==> flow/design.v <==
module Decoder (
input  wire [1:0] IN ,
output reg  [3:0] OUT
);
always @(*)
  begin
  OUT = 4'b0000 ;
    case (IN)
     2'b00 : OUT = 4'b0001 ;
     2'b01 : OUT = 4'b0010 ;          
     2'b10 : OUT = 4'b0100 ;     
     2'b11 : OUT = 4'b1000 ;     
   endcase
 end 
 endmodule
module ARITHMATIC_UNIT
  #(parameter IN_DATA_WIDTH= 16,
              OUT_DATA_WIDTH=16
  )
  (
  input wire      [IN_DATA_WIDTH-1:0]        A,
  input wire      [IN_DATA_WIDTH-1:0]        B,
  input wire      [1:0]                      ALU_FUN,
  input wire                                 Clk,
  input wire                                 RST,
  input wire                                 Arithmaitc_Enable,
  output reg     [OUT_DATA_WIDTH-1:0]       Arith_out,
  output reg                                Arith_Flag,
  output reg                                Carry_out
  );
   reg     [OUT_DATA_WIDTH-1:0]       Arith_out_signal;
   reg     [1:0]                      Arith_Flag_signal;
   wire                              Carry_out_signal;
always@(posedge Clk or negedge RST)
begin
  if(!RST)
    begin
      Arith_out<=0;
      Arith_Flag<=0;
      Carry_out<=0;
    end
  else 
    begin
     Arith_out<=Arith_out_signal;
     Arith_Flag<=Arith_Flag_signal;
     Carry_out<=Carry_out_signal;
    end
end
always@(*)
begin
  Arith_out_signal=16'b0;
  Arith_Flag_signal=1'b0;
  if(Arithmaitc_Enable)
    begin
      case(ALU_FUN)
        2'b00:begin
          Arith_out_signal=A+B;
            Arith_Flag_signal=1'b1;
        end
        2'b01:begin
          Arith_out_signal=A-B;
            Arith_Flag_signal=1'b1;
        end
        2'b10:begin
          Arith_out_signal=A*B;
            Arith_Flag_signal=1'b1;
        end
        2'b11:begin
          Arith_out_signal=(B==0)?32'h0000FFFF:A/B;
            Arith_Flag_signal=1'b1;
        end   
    endcase
    end
    else
      begin
        Arith_out_signal=16'b0;
        Arith_Flag_signal=1'b0;
      end
end
assign  Carry_out_signal= Arith_out_signal[IN_DATA_WIDTH];
endmodule
module LOGIC_UNIT
   #(parameter IN_DATA_WIDTH= 16,
              OUT_DATA_WIDTH=16
  )
  (
  input wire      [IN_DATA_WIDTH-1:0]        A,
  input wire      [IN_DATA_WIDTH-1:0]        B,
  input wire      [1:0]                      ALU_FUN,
  input wire                                 Clk,
  input wire                                 RST,
  input wire                                 LOGIC_Enable,
  output reg     [OUT_DATA_WIDTH-1:0]        LOGICAL_out,
  output reg                                 LOGICAL_Flag
  );
  reg [OUT_DATA_WIDTH-1:0]        LOGICAL_out_signal;
  reg                             LOGICAL_Flag_siganl;
  always@(posedge Clk or negedge RST)
  begin
    if(!RST)
      begin
      LOGICAL_out<=16'b0;
      LOGICAL_Flag<=1'b0;
      end
    else
      begin
      LOGICAL_out<=LOGICAL_out_signal;
      LOGICAL_Flag<=LOGICAL_Flag_siganl;
      end
  end
  always@(*)
  begin
    LOGICAL_Flag_siganl=1'b0;
    LOGICAL_out_signal=16'b0;
    if(LOGIC_Enable)
      begin
        case(ALU_FUN)
           2'b00 : begin
              LOGICAL_out_signal = A & B ;
              LOGICAL_Flag_siganl = 1'b1 ;              
		      end
          2'b01 : begin
              LOGICAL_out_signal = A | B ;
              LOGICAL_Flag_siganl = 1'b1 ;           
		      end
         2'b10 : begin
              LOGICAL_out_signal = ~(A & B) ;
              LOGICAL_Flag_siganl = 1'b1 ;           
		      end
         2'b11 : begin
              LOGICAL_out_signal = ~(A | B) ;
              LOGICAL_Flag_siganl = 1'b1 ;           
		      end
		    endcase
		   end
		   else
		     begin
		        LOGICAL_Flag_siganl=1'b0;
            LOGICAL_out_signal=16'b0;
		       end
		end
		endmodule
module SHIFT_UNIT  
   #(parameter IN_DATA_WIDTH= 16,
              OUT_DATA_WIDTH=16
  )
  (
  input wire      [IN_DATA_WIDTH-1:0]        A,
  input wire      [IN_DATA_WIDTH-1:0]        B,
  input wire      [1:0]                      ALU_FUN,
  input wire                                 Clk,
  input wire                                 RST,
  input wire                                 SHIFT_Enable,
  output reg     [OUT_DATA_WIDTH-1:0]        SHIFT_OUT,
  output reg                                 SHIFT_FLAG
  );
  reg [OUT_DATA_WIDTH-1:0]        SHIFT_OUT_SIGNAL;
  reg                             SHIFT_FLAG_SIGNAL;
  always@(posedge Clk or negedge RST)
  begin
    if(!RST)
      begin
        SHIFT_OUT<=16'b0;
        SHIFT_FLAG<=1'b0;
      end
    else
      begin
      SHIFT_OUT<=SHIFT_OUT_SIGNAL;
      SHIFT_FLAG<=SHIFT_FLAG_SIGNAL;
      end
  end
  always@(*)
  begin 
    SHIFT_OUT_SIGNAL = 1'b0 ;
    SHIFT_FLAG_SIGNAL = 1'b0 ;
	if(SHIFT_Enable)
      case (ALU_FUN)
      2'b00 : begin
              SHIFT_OUT_SIGNAL = A >> 1  ;
              SHIFT_FLAG_SIGNAL = 1'b1 ;              
		      end
      2'b01 : begin
              SHIFT_OUT_SIGNAL = A << 1 ;
              SHIFT_FLAG_SIGNAL = 1'b1 ;           
		      end
      2'b10 : begin
              SHIFT_OUT_SIGNAL = B >> 1 ;
              SHIFT_FLAG_SIGNAL = 1'b1 ;           
		      end
      2'b11 : begin
              SHIFT_OUT_SIGNAL = B << 1 ;
              SHIFT_FLAG_SIGNAL = 1'b1 ;           
		      end
      endcase
	else
	 begin
      SHIFT_OUT_SIGNAL = 1'b0 ;
      SHIFT_FLAG_SIGNAL = 1'b0 ;
     end
 end
 endmodule
module CMP_UNIT 
  #(parameter IN_DATA_WIDTH= 16,
              OUT_DATA_WIDTH=16
  )
    (
  input wire      [IN_DATA_WIDTH-1:0]        A,
  input wire      [IN_DATA_WIDTH-1:0]        B,
  input wire      [1:0]                      ALU_FUN,
  input wire                                 Clk,
  input wire                                 RST,
  input wire                                 CMP_Enable,
  output reg     [OUT_DATA_WIDTH-1:0]        CMP_out,
  output reg                                 CMP_Flag
  );
  reg [OUT_DATA_WIDTH-1:0]        CMP_out_signal;
  reg                             CMP_Flag_siganl;
  always@(posedge Clk or negedge RST)
  begin
    if(!RST)
      begin
        CMP_out<=16'b0;
        CMP_Flag<=1'b0; 
      end
    else
      begin
      CMP_out<=CMP_out_signal;
      CMP_Flag<=CMP_Flag_siganl;
      end
  end
  always@(*)
  begin
    CMP_Flag_siganl=1'b0;
    CMP_out_signal=16'b0;
    if(CMP_Enable)
      begin
        case(ALU_FUN)
           2'b00 : begin
              CMP_out_signal = 16'b0  ;
              CMP_Flag_siganl = 1'b1 ;              
		               end
           2'b01 : begin
              CMP_Flag_siganl = 1'b1 ;  
              if (A==B)
                CMP_out_signal = 16'b1;
              else
                CMP_out_signal = 16'b0;			  
		               end
          2'b10 : begin
              CMP_Flag_siganl = 1'b1 ;  
              if (A>B)
                CMP_out_signal = 16'b10;
              else
                CMP_out_signal = 16'b0;			  
		              end
          2'b11 : begin
              CMP_Flag_siganl = 1'b1 ; 
              if (A<B)
                CMP_out_signal = 16'b11;
              else
                CMP_out_signal = 16'b0;			  
		              end
		         endcase
		     end
		   else
		     begin
		        CMP_Flag_siganl=1'b0;
            CMP_out_signal=16'b0;
		       end
		end
		endmodule
module ALU_TOP 
  #(parameter INDATA_WIDTH=16,
              Arithmatic_width=INDATA_WIDTH+INDATA_WIDTH,
              Logic_Width= INDATA_WIDTH,
              Shift_Width=INDATA_WIDTH,
              CMP_Width=3
  )
(
input wire [INDATA_WIDTH-1:0]           A,
input wire [INDATA_WIDTH-1:0]           B,
input wire [3:0]                        ALU_FUN,
input wire                              CLK,
input wire                              RST,
output wire [Arithmatic_width-1:0]      Arith_OUT,
output wire [Logic_Width-1:0]           Logic_OUT,
output wire [Shift_Width-1:0]           Shift_OUT,
output wire [CMP_Width-1:0]             CMP_OUT,
output wire                             Arith_FLAG,
output wire                             Carry_OUT,
output wire                             Logic_FLAG,
output wire                             Shift_FLAG,
output wire                             CMP_FLAG
);
wire                  Arith_enable ;
wire                  Logic_enable ;
wire                  Shift_enable ;
wire                  CMP_enable ;
Decoder mapping_Decoder(
.IN(ALU_FUN[3:2]),
.OUT({Shift_enable,CMP_enable,Logic_enable,Arith_enable})
);
ARITHMATIC_UNIT #(.IN_DATA_WIDTH(INDATA_WIDTH),.OUT_DATA_WIDTH(Arithmatic_width))mapping_Arith
(
.A(A),
.B(B),
.ALU_FUN(ALU_FUN[1:0]),
.Clk(CLK),
.RST(RST),
.Arithmaitc_Enable(Arith_enable),
.Arith_out(Arith_OUT),
.Arith_Flag(Arith_FLAG),
.Carry_out(Carry_OUT)
);
LOGIC_UNIT #(.IN_DATA_WIDTH(INDATA_WIDTH),.OUT_DATA_WIDTH(Logic_Width))mapping_Logic
(
.A(A),
.B(B),
.ALU_FUN(ALU_FUN[1:0]),
.Clk(CLK),
.RST(RST),
.LOGIC_Enable(Logic_enable),
.LOGICAL_out(Logic_OUT),
.LOGICAL_Flag(Logic_FLAG)
);
SHIFT_UNIT  #(.IN_DATA_WIDTH(INDATA_WIDTH),.OUT_DATA_WIDTH(Shift_Width))mapping_Shift
(
.A(A),
.B(B),
.ALU_FUN(ALU_FUN[1:0]),
.Clk(CLK),
.RST(RST),
.SHIFT_Enable(Shift_enable),
.SHIFT_OUT(Shift_OUT),
.SHIFT_FLAG(Shift_FLAG)
);
CMP_UNIT #(.IN_DATA_WIDTH(INDATA_WIDTH),.OUT_DATA_WIDTH(CMP_Width))mapping_Cmp
(
.A(A),
.B(B),
.ALU_FUN(ALU_FUN[1:0]),
.Clk(CLK),
.RST(RST),
.CMP_Enable(CMP_enable),
.CMP_out(CMP_OUT),
.CMP_Flag(CMP_FLAG)
);
endmodule
Tool chain data of ALU_TOP
What the tools print for ALU_TOP, step after step.
Line numbers count from 1 in the design file above.
Library cell names are shortened.
{ "design": {"design": "ALU_TOP", "clk_port": "CLK", "lib": "sky130hd", "corner": "tt_025C_1v80"} }

Word level
Counts by Yosys on the flattened word-level netlist (proc, flatten, opt, wreduce; memories kept). Register bits leave out memories and registers merged into their read ports (data or address); mux counts leave out enables and synchronous resets folded into registers. Print and check cells are left out.
{ "word_totals": {"ramBits": 0, "in_bits": 38, "word_cells": 49, "latch_bits": 0, "rom_bits": 0, "register_bits": 72, "n_memories": 0, "out_inout_bits": 72, "clocked_rd_ports_x_width": 0} }
{ "classes": {"shifts": 0, "bitwise": 4, "div": 1, "n_mux": 19, "n_eq": 7, "reduce_logical": 4, "n_mul": 1, "addsub": 2, "n_cmp": 2} }
{ "ops": {"columns": ["op", "count"], "rows": [
  ["16-bit by 16-bit divider with 32-bit output", 1],
  ["16-bit by 16-bit multiplier with 32-bit output", 1],
  ["32-bit parallel mux with 4-bit select", 1],
  ["16-bit parallel mux with 4-bit select", 2],
  ["32-bit two-way mux", 2],
  ["16-bit NOT", 2],
  ["16-bit two-way mux", 2],
  ["16-bit by 16-bit adder with 17-bit output", 1],
  ["16-bit by 16-bit subtractor with 17-bit output", 1],
  ["16-bit > comparator", 1],
  ["16-bit < comparator", 1],
  ["16-bit == test", 1],
  ["16-bit bitwise AND", 1],
  ["16-bit OR", 1],
  ["16-bit logical NOT", 1],
  ["4-bit parallel mux with 4-bit select", 1],
  ["3-bit parallel mux with 4-bit select", 1],
  ["2-bit == test with constant B", 4],
  ["1-bit two-way mux", 7],
  ["2-bit by 1-bit == test with 1-bit output with constant B", 2],
  ["2-bit logical NOT", 2],
  ["4-bit OR reduction", 1],
  ["2-bit two-way mux", 2],
  ["3-bit two-way mux", 1]
]} }

Longest topological paths
Depth = most cells in a row (Yosys ltp): at word level without a register or memory, in the mapped netlist without a sequential cell, where the memories' decode and read muxes count.
{ "depth": {"depth_word": 4, "ABC_AREA": 0, "ltp_mapped": 488, "mapped_depth_nobuf": 446} }

Mapped cells and area
Source: synth_stat.txt of the flow (Yosys; design flattened, memories mapped). It holds for the ABC_AREA given above (unset counts as 0); a run with the other value may have another netlist.
{ "types": {"columns": ["cell_type", "count", "area_total_um2"], "rows": [
  ["ha_1", 546, 6.83E+03],
  ["fa_1", 196, 3.92E+03],
  ["nor2_1", 478, 1.79E+03],
  ["dfrtp_1", 70, 1751.68],
  ["a21oi_1", 331, 1.66E+03],
  ["nand2_1", 441, 1.66E+03],
  ["xnor2_1", 177, 1.55E+03],
  ["o21a_1", 204, 1.53E+03],
  ["inv_1", 336, 1261.21],
  ["nor3_1", 217, 1.09E+03],
  ["mux2_2", 82, 923.386],
  ["o21ai_0", 156, 780.749],
  ["a21o_1", 84, 630.605],
  ["xor2_1", 68, 595.571],
  ["o31ai_1", 76, 570.547],
  ["or2_2", 76, 475.456],
  ["clkbuf_1", 122, 457.939],
  ["and2_1", 58, 362.848]
]} }
Other cell types: 101; their cells: 878.
{ "mapped": {"seqArea_um2": 1751.7, "cells": 4596, "synth_area_um2": 34658.2, "ffs": 70, "buffers": 171} }
The figures by module come from a second, unflattened synthesis with its own total; it is not the netlist above.
{ "hier_totals": {"cells_unflattened": 4649, "hier_area_um2": 35027.3} }
Each row is one instance without its submodules.
{ "modules": {"columns": ["mod", "area_um2", "mod_seq_area_um2", "n_inst", "n_cells"], "rows": [
  ["ARITHMATIC_UNIT", 32915.3, 825.8, 1, 4462],
  ["LOGIC_UNIT", 807.0, 425.4, 1, 56],
  ["SHIFT_UNIT", 732.0, 425.4, 1, 55],
  ["CMP_UNIT", 546.8, 75.1, 1, 72],
  ["Decoder", 26.3, 0.0, 1, 4],
  ["ALU_TOP", 0.0, 0.0, 1, 0]
]} }

Worst setup path after synthesis
Path of least setup slack by OpenSTA after synthesis, without wires, with an ideal clock, recovery checks aside; 20% of the period is set as input and as output delay. Where synthesis merged equal registers, the netlist keeps one of their names.
{ "synth_path": {"kind": "input port to flip-flop", "from": "in B[1]", "to": "reg mapping_Arith.Arith_out[0]", "arrival_time_ns": 113.332, "setup_slack_ns": -3.465, "delay_ns": 91.465, "t_required_ns": 109.867, "path_stages": 459, "launch_ns": 22.000, "tclk_ns": 110.0, "path_buffers": 51, "input_delay_ns": 22.000, "setup_ns": 0.133, "synth_period_reached_ns": 113.465} }
"delay_ns" is the arrival time less input delay plus setup time.
"path_stages": output pins that drive a net of the path, with the launching flip-flop's if there is one; two outputs of one cell count as two.
"synth_period_reached_ns" = period - worst setup slack (recovery checks aside). The figure is calculated, with input and output delays left at 20% of the set period.
Between the ends stands the longest chain of elaborated cells between them, by number of cells; it is not shown to be the way that was timed. Of several equally long chains one is given.
Each line given opens the expression or statement behind the cell; cells for indexed reads and writes are added by Yosys, which also makes memories of some case tables.
{ "synth_between": {"path_cell_list": "clkbuf_1 > clkinv_1 > ha_1 > or3_1 > nand3_1 > nor4_1 > a31o_2 > ha_1 > a21oi_1 > nand2_1 > and4_1 > a311oi_1 > nor2_1 > ha_1 > o21a_1 > nor2_1 > or4_1 > buf_2 > [... 423 more ...] > a21oi_1 > nor2b_1 > o21ai_0 > nand2b_1 > a21oi_1 > nor2b_1 > o21ai_0 > nand2b_1 > a21oi_1 > nor2b_1 > o21ai_0 > nand2b_1 > a21oi_1 > nor2b_1 > o21ai_0 > and4_1 > o221a_2 > a31oi_1", "elab_chain_cells": 4, "cells_between": 5, "cone_lines": 3, "classes_between": "div (1); mux (3); reduce/logical (1)"} }
{ "synth_rtl": {"columns": ["item", "line", "source"], "rows": [
  ["from (decl)", 281, "input wire [INDATA_WIDTH-1:0]           B,"],
  ["16-bit by 16-bit divider with 32-bit output", 69, "Arith_out_signal=(B==0)?32'h0000FFFF:A/B;"],
  ["32-bit two-way mux", 69, null],
  ["32-bit parallel mux with 4-bit select", 55, "case(ALU_FUN)"],
  ["32-bit two-way mux", 53, "if(Arithmaitc_Enable)"],
  ["to (assign)", 38, "Arith_out<=0;"],
  ["to (assign)", 44, "Arith_out<=Arith_out_signal;"],
  ["to (decl)", 27, "output reg     [OUT_DATA_WIDTH-1:0]       Arith_out,"]
]} }

Path in the finished layout
Path of least setup slack in the final report of entry A (OpenROAD, finished layout, wires in). Where an end is a register, its clock arrival counts in the times.
{ "layout_path": {"kind": "input port to flip-flop", "from": "in B[8]", "to": "reg mapping_Arith.Arith_out[0]", "setup_ns": 0.13, "arrival_time_ns": 104.55, "input_delay_ns": 21.80, "path_buffers": 9, "setup_slack_ns": 4.68, "t_required_ns": 109.23, "launch_ns": 21.80, "tclk_ns": 109.0, "path_stages": 428} }
Between the ends stands the longest chain of elaborated cells between them, by number of cells; it is not shown to be the way that was timed. Of several equally long chains one is given.
{ "layout_between": {"path_cell_list": "clkdlybuf4s50_1 > nor3_2 > and3_2 > and3_4 > and2_1 > ha_1 > or3_4 > nand3_2 > nor4_2 > a31o_2 > ha_4 > a21oi_1 > nand2_1 > and4_1 > a311oi_2 > nor2_1 > ha_1 > o21a_1 > [... 392 more ...] > a21oi_1 > nor2b_1 > o21ai_1 > nand2b_1 > a21oi_2 > nor2b_1 > o21ai_1 > nand2b_1 > a21oi_2 > nor2b_1 > o21ai_1 > nand2b_1 > a21oi_2 > nor2b_1 > o21ai_1 > and4_1 > o221a_2 > a31oi_1", "elab_chain_cells": 4, "cells_between": 5, "cone_lines": 3, "classes_between": "div (1); mux (3); reduce/logical (1)"} }
{ "layout_rtl": {"columns": ["item", "line", "source"], "rows": [
  ["from (decl)", 281, "input wire [INDATA_WIDTH-1:0]           B,"],
  ["16-bit by 16-bit divider with 32-bit output", 69, "Arith_out_signal=(B==0)?32'h0000FFFF:A/B;"],
  ["32-bit two-way mux", 69, null],
  ["32-bit parallel mux with 4-bit select", 55, "case(ALU_FUN)"],
  ["32-bit two-way mux", 53, "if(Arithmaitc_Enable)"],
  ["to (assign)", 38, "Arith_out<=0;"],
  ["to (assign)", 44, "Arith_out<=Arith_out_signal;"],
  ["to (decl)", 27, "output reg     [OUT_DATA_WIDTH-1:0]       Arith_out,"]
]} }

--- measured runs ---
Module ALU_TOP, platform sky130hd: 2 stored runs of the flow (Yosys, OpenROAD) with differing settings, in no particular order. Input and output delays are each 20% of the period that was set; the output load is 0.01 pF.
"achieved clock period (ns)" means the clock period less the worst setup slack. The figure is calculated, with input and output delays left at 20% of the set period.
"worst setup path time (ns)" means the part of the period allowed to the worst setup path (the constraints hold back 20% at inputs and 20% at outputs) less its slack; where the path has registers, the arrival times of their clocks count too.

settings of entry A
{
  "CORE_ASPECT_RATIO": 1.49,
  "CORE_UTILIZATION": 41,
  "CTS_CLUSTER_DIAMETER": 382,
  "MAX_ROUTING_LAYER": "met4",
  "MIN_ROUTING_LAYER": "met1",
  "SETUP_SLACK_MARGIN": 5.0,
  "SLEW_MARGIN": 5,
  "period_ns": 109.0,
  "CAP_MARGIN": 20,
  "CORE_MARGIN": 2
}
report of entry A
yosys chip area after synthesis (um^2): 34658.2
finish__design__die__area: 86920.2
finish__design__instance__area__stdcell: 42390.7
finish__design__instance__utilization: 0.5041
finish__timing__setup__ws: 4.677
finish__timing__setup__tns: 0.000
finish__timing__hold__ws: 21.576
achieved clock period (ns): 104.323
worst setup path time (ns): 82.52
worst setup path kind: input port to flip-flop

settings of entry B
{
  "ABC_AREA": 1,
  "CAP_MARGIN": 20,
  "CELL_PAD_IN_SITES_GLOBAL_PLACEMENT": 1,
  "CORE_UTILIZATION": 66,
  "CTS_CLUSTER_DIAMETER": 278,
  "CTS_CLUSTER_SIZE": 58,
  "GPL_ROUTABILITY_DRIVEN": 0,
  "HOLD_SLACK_MARGIN": 0.29,
  "MIN_ROUTING_LAYER": "met2",
  "PLACE_DENSITY_LB_ADDON": 0.16,
  "SLEW_MARGIN": 0,
  "TNS_END_PERCENT": 85,
  "period_ns": 134.0,
  "CORE_MARGIN": 2
}
report of entry B: did not finish, place, FLW-0024
--- end ---
